==> flow/design.v <==
module cl_builder
#(
    parameter DATA_WIDTH = 32,
    parameter DATA_PER_CL = 16,
    parameter CL_WIDTH = 512,
    parameter EVICTION_POLICY = "ALL_ZEROS"  
)
(
    input logic clk,
    input logic reset,
    input logic evict,
    input logic data_wr,
    input logic [DATA_WIDTH - 1 : 0 ] data_in,
    output logic out_cl_valid,
    output logic [CL_WIDTH - 1 : 0 ] out_cl
);
    logic                       build_data_valid    [DATA_PER_CL];
    logic [DATA_WIDTH - 1 : 0 ] build_cl            [DATA_PER_CL];
    logic [DATA_PER_CL - 1 : 0][DATA_WIDTH - 1 : 0 ] out_cl_elements;
    logic build_cl_full;
    assign build_cl_full = build_data_valid[DATA_PER_CL-1];
    assign out_cl = out_cl_elements;
    always_ff @(posedge clk) begin
        out_cl_valid <= build_cl_full || evict;
        if (data_wr) begin
            build_cl[0]         <= data_in;
            build_data_valid[0] <= 1;
        end
        else if (build_cl_full || evict || reset) begin
            build_data_valid[0] <= 0;
        end
        for (int i = 1; i < DATA_PER_CL; i++) begin
            if (build_cl_full || evict || reset) begin
                build_data_valid[i] <= 0;
            end
            else if (data_wr) begin
                build_data_valid[i] <= build_data_valid[i-1];
            end
            if (data_wr) begin
                build_cl[i] <= build_cl[i-1];
            end
        end
        for (int i = 0; i < DATA_PER_CL; i++) begin
            if (build_data_valid[i]) begin
                out_cl_elements[i] <= build_cl[i];
            end
            else begin
                if (EVICTION_POLICY == "ALL_ZEROS") begin
                    out_cl_elements[i] <= '0;
                end
                else if (EVICTION_POLICY == "ALL_ONES") begin
                    out_cl_elements[i] <= '1;
                end
            end
        end
    end
endmodule
module cl_fifo
#(
    parameter DATA_WIDTH = 512,
    parameter DEPTH = 8,
    parameter COUNT_WIDTH = 3,
    parameter ALM_FULL_DIFF = 4
)
(
    input  logic                      clock,
    input  logic                      sclr,
    input  logic                      wrreq,
    input  logic                      rdreq,
    input  logic [DATA_WIDTH - 1 : 0] data,
    output logic                      empty,
    output logic                      full,
    output logic                      almost_full,
    output logic [DATA_WIDTH - 1 : 0] q
);
    localparam ALM_FULL_VALUE = DEPTH - ALM_FULL_DIFF;
    logic [DATA_WIDTH - 1 : 0] mem [DEPTH];
    logic [COUNT_WIDTH - 1 : 0] wr_ptr;
    logic [COUNT_WIDTH - 1 : 0] rd_ptr;
    logic [COUNT_WIDTH : 0]     count;
    logic do_wr;
    logic do_rd;
    assign empty       = (count == 0);
    assign full        = (count == DEPTH);
    assign almost_full = (count >= ALM_FULL_VALUE);
    assign q           = mem[rd_ptr];
    assign do_wr = wrreq && !full;
    assign do_rd = rdreq && !empty;
    always_ff @(posedge clock) begin
        if (do_wr) begin
            mem[wr_ptr] <= data;
        end
    end
    always_ff @(posedge clock) begin
        if (sclr) begin
            wr_ptr <= '0;
            rd_ptr <= '0;
            count  <= '0;
        end
        else begin
            if (do_wr) begin
                wr_ptr <= (wr_ptr == DEPTH - 1) ? '0 : wr_ptr + 1'b1;
            end
            if (do_rd) begin
                rd_ptr <= (rd_ptr == DEPTH - 1) ? '0 : rd_ptr + 1'b1;
            end
            count <= count + do_wr - do_rd;
        end
    end
endmodule
module buffered_cl_builder
#(
    parameter DATA_WIDTH = 32,
    parameter DATA_PER_CL = 16,
    parameter CL_WIDTH = 512,
    parameter EVICTION_POLICY = "ALL_ZEROS",  
    parameter BUFFER_DEPTH = 8,  
    parameter ALM_FULL_DIFF = 4  
)
(
    input logic clk,
    input logic reset,
    input logic evict,
    input logic data_wr,
    input logic [DATA_WIDTH - 1 : 0 ] data_in,
    input logic cl_rd,
    output logic alm_full,
    output logic out_cl_valid,
    output logic [CL_WIDTH - 1 : 0 ] out_cl
);
    logic clb_out_cl_valid;
    logic [CL_WIDTH - 1 : 0 ] clb_out_cl;
    logic                      fifo_wr_en;
    logic [CL_WIDTH - 1 : 0 ]  fifo_data_in;
    logic                      fifo_empty;
    logic                      fifo_full;
    logic                      fifo_alm_full;
    logic [CL_WIDTH - 1 : 0 ]  fifo_data_out;
    assign out_cl_valid = ~fifo_empty;
    assign out_cl       = fifo_data_out;
    assign alm_full     = fifo_alm_full;
    always_ff @(posedge clk) begin
        fifo_wr_en   <= clb_out_cl_valid;
        fifo_data_in <= clb_out_cl;
    end
    cl_builder #(
        .DATA_WIDTH(DATA_WIDTH),
        .DATA_PER_CL(DATA_PER_CL),
        .CL_WIDTH(CL_WIDTH),
        .EVICTION_POLICY(EVICTION_POLICY)
    ) cl_builder_internal_mod (
        .clk(clk),
        .reset(reset),
        .evict(evict),
        .data_wr(data_wr),
        .data_in(data_in),
        .out_cl_valid(clb_out_cl_valid),
        .out_cl(clb_out_cl)
    );
    cl_fifo #(
        .DATA_WIDTH(CL_WIDTH),
        .DEPTH(BUFFER_DEPTH),
        .COUNT_WIDTH($clog2(BUFFER_DEPTH)),
        .ALM_FULL_DIFF(ALM_FULL_DIFF)
    ) buffer_fifo_mod (
        .clock(clk),
        .sclr(reset),
        .wrreq(fifo_wr_en),
        .rdreq(cl_rd),
        .data(fifo_data_in),
        .empty(fifo_empty),
        .full(fifo_full),
        .almost_full(fifo_alm_full),
        .q(fifo_data_out)
    );
endmodule
Step by step through the tools: buffered_cl_builder. What the tools print for buffered_cl_builder, step after step. Lines are those of the file above, counted from 1. Operators carry their Yosys type and port widths (W data, S select, Z words). The mark - stands for no value.

Top: buffered_cl_builder. Clock input: clk. Library: sky130hd. Timing corner: tt_025C_1v80.

After elaboration. Counts by Yosys on the flattened word-level netlist (proc, flatten, opt, wreduce). Print and check cells are left out. Cells with the same type and inputs are merged into one. Memory sizes are those after Yosys's memory passes, which may raise the word count (mostly to a power of two), join words into wider ones and drop unused or constant bits.

Under add/sub/neg operators stands 4. The entry for multiply operators reads 0. Div/mod/pow operators: 0. The figure for magnitude comparators is 1. The figure for eq/ne operators is 3. Shifts and indexed selects: 0. The figure for multiplexer cells is 7. The entry for bitwise gates (word level) reads 1. The figure for reductions and logical operators is 7.

Operator list (count): $mux W512 (1); $mux W3 (5); $add A3 B1 Y3 const B (2); $eq A3 B3 Y1 const B (2); $add A4 B1 Y4 (1); $sub A4 B1 Y4 (1); $ge A4 B3 Y1 const B (1); $eq A4 B4 Y1 const B (1); $logic_not A4 Y1 (1); $logic_and A1 B1 Y1 (2); $logic_or A1 B1 Y1 (2); $logic_not A1 Y1 (2); $not A1 Y1 (1); $mux W1 (1).

The entry for register bits reads 1564. The figure for bits in latches is 0. For bits in writable memories the number is 4096. Under ROM bits stands 0. Clocked read ports x word width: 512. The entry for memories reads 1. The entry for input port bits reads 37. Under output and inout bits stands 514. The entry for cells after elaboration reads 78.

Memory list: buffer_fifo_mod.mem (words 8, width 512, read ports 1, wr ports 1, RTL line 77) `logic [DATA_WIDTH - 1 : 0] mem [DEPTH];`.

Longest topological paths. Longest topological path by Yosys (ltp), each cell counted once; first at word level (registers and memories cut), then after technology mapping (sequential cells cut; the memories' decode and read muxes count).

Depth in word-level cells: 5. For ABC_AREA the number is 0. The figure for depth in mapped cells is 11. For gate-level depth less buffers the number is 10.

Synthesis result. The flow's flattened synthesis, as Yosys stat reports it; memories are mapped. The netlist is that of the ABC_AREA named above (0 if unset); the other value can give another one.

The entry for cells in the netlist reads 8153. The figure for mapped area is 193932.2 um^2. Area of sequential cells: 159493.0 um^2. The figure for mapped flip-flops is 5663. Under buffer cells stands 339.

Cells by type: sky130_fd_sc_hd__edfxtp_1 (count 4608, area in all 1.38E+05 um^2); sky130_fd_sc_hd__mux4_2 (count 1024, area in all 2.31E+04 um^2); sky130_fd_sc_hd__dfxtp_1 (count 1055, area in all 2.11E+04 um^2); sky130_fd_sc_hd__mux2_2 (count 512, area in all 5765.53 um^2); sky130_fd_sc_hd__and2_1 (count 513, area in all 3.21E+03 um^2); sky130_fd_sc_hd__clkbuf_1 (count 192, area in all 720.691 um^2); sky130_fd_sc_hd__buf_2 (count 105, area in all 525.504 um^2); sky130_fd_sc_hd__buf_6 (count 41, area in all 461.693 um^2); sky130_fd_sc_hd__mux2i_1 (count 18, area in all 180.173 um^2); sky130_fd_sc_hd__ha_1 (count 10, area in all 125.12 um^2); sky130_fd_sc_hd__nor2_1 (count 19, area in all 71.318 um^2); sky130_fd_sc_hd__nand2b_1 (count 8, area in all 50.048 um^2); sky130_fd_sc_hd__inv_1 (count 10, area in all 37.536 um^2); sky130_fd_sc_hd__a21oi_1 (count 5, area in all 25.024 um^2); sky130_fd_sc_hd__nand3_1 (count 5, area in all 25.024 um^2); sky130_fd_sc_hd__nor3_1 (count 5, area in all 25.024 um^2); sky130_fd_sc_hd__o21ai_0 (count 5, area in all 25.024 um^2); sky130_fd_sc_hd__fa_1 (count 1, area in all 20.019 um^2).

Other cell types: 12; their cells: 17. The figures by module come from a second, unflattened synthesis with its own total; it is not the netlist above.

The figure for cell total of the unflattened synthesis is 8149. The figure for area (unflattened synthesis) is 193899.7 um^2.

Rows give one instance, submodules left out.

Modules: cl_fifo (instances 1, cells 5997, area 154025.2 um^2, seq. area 123258.2 um^2); cl_builder (instances 1, cells 1638, area 29600.9 um^2, seq. area 25964.9 um^2); buffered_cl_builder (instances 1, cells 514, area 10273.6 um^2, seq. area 10269.8 um^2).

Timing after synthesis. OpenSTA on the mapped netlist: ideal clock, no wires. The path of least setup slack (recovery checks aside). Input and output delay are each 20% of the period. Register names are those of the netlist, which keeps one name where synthesis merged equal registers.

Kind: reg2reg. Start point: reg buffer_fifo_mod.wr_ptr[2]. End point: mem buffer_fifo_mod.mem[0][0]. Period: 6.0 ns. For setup time the number is 2.639 ns. Under launch time at the first pin stands 0.000 ns. The figure for data arrival time is 48.874 ns. Required time: 3.361 ns. Under slack stands -45.513 ns. The entry for delay of the path reads 51.513 ns. The figure for stages on the path is 2. Under buffers on the path stands 0. The entry for synthesis period reached reads 51.513 ns.

"delay of the path" is the arrival time less input delay plus setup time. "stages on the path": output pins that drive a net of the path, with the launching flip-flop's if there is one; two outputs of one cell count as two. "synthesis period reached" is the clock period less the worst setup slack; recovery checks do not enter. This is arithmetic on one report: input and output delays are still those of the set period (20% each). The rows between start and end are the longest chain of elaborated cells between them; the timing report does not say that the signal goes this way. Where chains are equally long, one stands for them. Each line given opens the expression or statement behind the cell; cells for indexed reads and writes are added by Yosys, which also makes memories of some case tables.

Cell sequence: sky130_fd_sc_hd__dfxtp_1 > sky130_fd_sc_hd__nor4_1. For length of the longest elaborated chain the number is 1. Elaborated cells on any way between the ends: 1. For RTL lines with such cells the number is 1. Classes of those cells: 1 x mux.

RTL lines, path after synthesis: start: declaration (RTL line 78) `logic [COUNT_WIDTH - 1 : 0] wr_ptr;`; start: assignment (RTL line 96) `wr_ptr <= '0;`; start: assignment (RTL line 102) `wr_ptr <= (wr_ptr == DEPTH - 1) ? '0 : wr_ptr + 1'b1;`; $mux W3 (RTL line 90) `if (do_wr) begin`; end: declaration (RTL line 77) `logic [DATA_WIDTH - 1 : 0] mem [DEPTH];`.

Path in the finished layout. Path of least setup slack in the final report of job 1 (OpenROAD, finished layout, wires in). Where an end is a register, its clock arrival counts in the times.

Kind: reg2out. Start point: reg (no name shown). End point: out out_cl[147]. Period: 4.51 ns. Output delay: 0.90 ns. Under launch time at the first pin stands 0.98 ns. The figure for data arrival time is 3.52 ns. Required time: 3.61 ns. Under slack stands 0.09 ns. The figure for stages on the path is 7. Under buffers on the path stands 4.

Cell sequence: sky130_fd_sc_hd__dfxtp_4 > sky130_fd_sc_hd__buf_12 > sky130_fd_sc_hd__buf_16 > sky130_fd_sc_hd__bufbuf_16 > sky130_fd_sc_hd__mux4_2 > sky130_fd_sc_hd__mux2_2 > sky130_fd_sc_hd__clkdlybuf4s50_1.

RTL lines, path post-layout: end: declaration (RTL line 129) `output logic [CL_WIDTH - 1 : 0 ] out_cl`.

No chain of elaborated cells between the ends is given.

Ticket comment

Top module buffered_cl_builder; platform sky130hd; tools Yosys and OpenROAD; 2 stored runs in no particular order. Input and output delays are each 20% of the period that was set; the output load is 0.01 pF. "achieved period": clock period set for the run, less the worst setup slack. It is reckoned from that one timing run; input and output delays stay at 20% of the period that was set. "allowed time less slack (worst setup path)" = time allowed to the worst setup path (clock period - input delay - output delay, where it has them) - its slack; a late launch clock adds to it, a late capture clock takes from it. By "power consumption" is meant OpenSTA's value without simulated activity: inputs other than the clock are taken to toggle once in ten clock periods, and the tool carries that through the logic.

Files of job 1:
==> flow/run.sh <==
#!/bin/bash
# the make line also repeats the synthesis and layout settings of config.mk as NAME=value (left out here)
make -C /OpenROAD-flow-scripts/flow DESIGN_CONFIG=/design/flow/config.mk WORK_HOME=/design/flow/orfs CLKGATE_MAP_FILE= finish
==> flow/config.mk <==
export PLATFORM = sky130hd
export DESIGN_NAME = buffered_cl_builder
export DESIGN_NICKNAME = buffered_cl_builder
export VERILOG_FILES = /design/flow/design.v
export SDC_FILE = /design/flow/constraint.sdc
export NUM_CORES = 4
export LEC_CHECK = 0
export ABC_AREA = 0
export CAP_MARGIN = 15
export CELL_PAD_IN_SITES_GLOBAL_PLACEMENT = 2
export CORE_ASPECT_RATIO = 0.72
export CORE_MARGIN = 2
export CORE_UTILIZATION = 31
export CTS_CLUSTER_DIAMETER = 248
export CTS_CLUSTER_SIZE = 32
export HOLD_SLACK_MARGIN = -0.1
export PLACE_DENSITY_LB_ADDON = 0.05
export SETUP_SLACK_MARGIN = 0.9
export SLEW_MARGIN = 20
export SYNTH_MEMORY_MAX_BITS = 8192
==> flow/constraint.sdc <==
create_clock -name core_clock -period 4.51 [get_ports {clk}]
set_input_delay 0.9020 -clock core_clock [delete_from_list [all_inputs] [get_ports {clk}]]
set_output_delay 0.9020 -clock core_clock [all_outputs]
set_load 0.01 [all_outputs]

Results of job 1. The chip area after synthesis (Yosys) reads 193932.2 um^2. The die outline area comes to 632018.0 um^2. For the std-cell area (final layout) the run shows 222187.0 um^2. The utilization after layout stands at 35.6%. The worst setup slack after layout is 0.088 ns. The setup TNS comes to 0.000 ns. For the worst hold slack in the final report the run shows 0.316 ns. The power consumption stands at 105.238 mW. The achieved period is 4.422 ns. The measured allowed time less slack (worst setup path) is 3.52 ns. Class of the worst setup path: reg2out.

Files of job 2:
==> flow/run.sh <==
#!/bin/bash
# the make line also repeats the synthesis and layout settings of config.mk as NAME=value (left out here)
make -C /OpenROAD-flow-scripts/flow DESIGN_CONFIG=/design/flow/config.mk WORK_HOME=/design/flow/orfs CLKGATE_MAP_FILE= finish
==> flow/config.mk <==
export PLATFORM = sky130hd
export DESIGN_NAME = buffered_cl_builder
export DESIGN_NICKNAME = buffered_cl_builder
export VERILOG_FILES = /design/flow/design.v
export SDC_FILE = /design/flow/constraint.sdc
export NUM_CORES = 4
export LEC_CHECK = 0
export CAP_MARGIN = 20
export CORE_MARGIN = 2
export CORE_UTILIZATION = 15
export SLEW_MARGIN = 20
export SYNTH_MEMORY_MAX_BITS = 8192
==> flow/constraint.sdc <==
create_clock -name core_clock -period 5.38 [get_ports {clk}]
set_input_delay 1.0760 -clock core_clock [delete_from_list [all_inputs] [get_ports {clk}]]
set_output_delay 1.0760 -clock core_clock [all_outputs]
set_load 0.01 [all_outputs]

Results of job 2. The chip area after synthesis (Yosys) reads 193932.2 um^2. The die outline area comes to 1302000.0 um^2. For the std-cell area (final layout) the run shows 243711.0 um^2. The utilization after layout stands at 18.9%. The worst setup slack after layout is 0.295 ns. The setup TNS comes to 0.000 ns. For the worst hold slack in the final report the run shows 0.210 ns. The power consumption stands at 109.105 mW. The achieved period is 5.085 ns. The measured allowed time less slack (worst setup path) is 4.01 ns. Class of the worst setup path: reg2out.
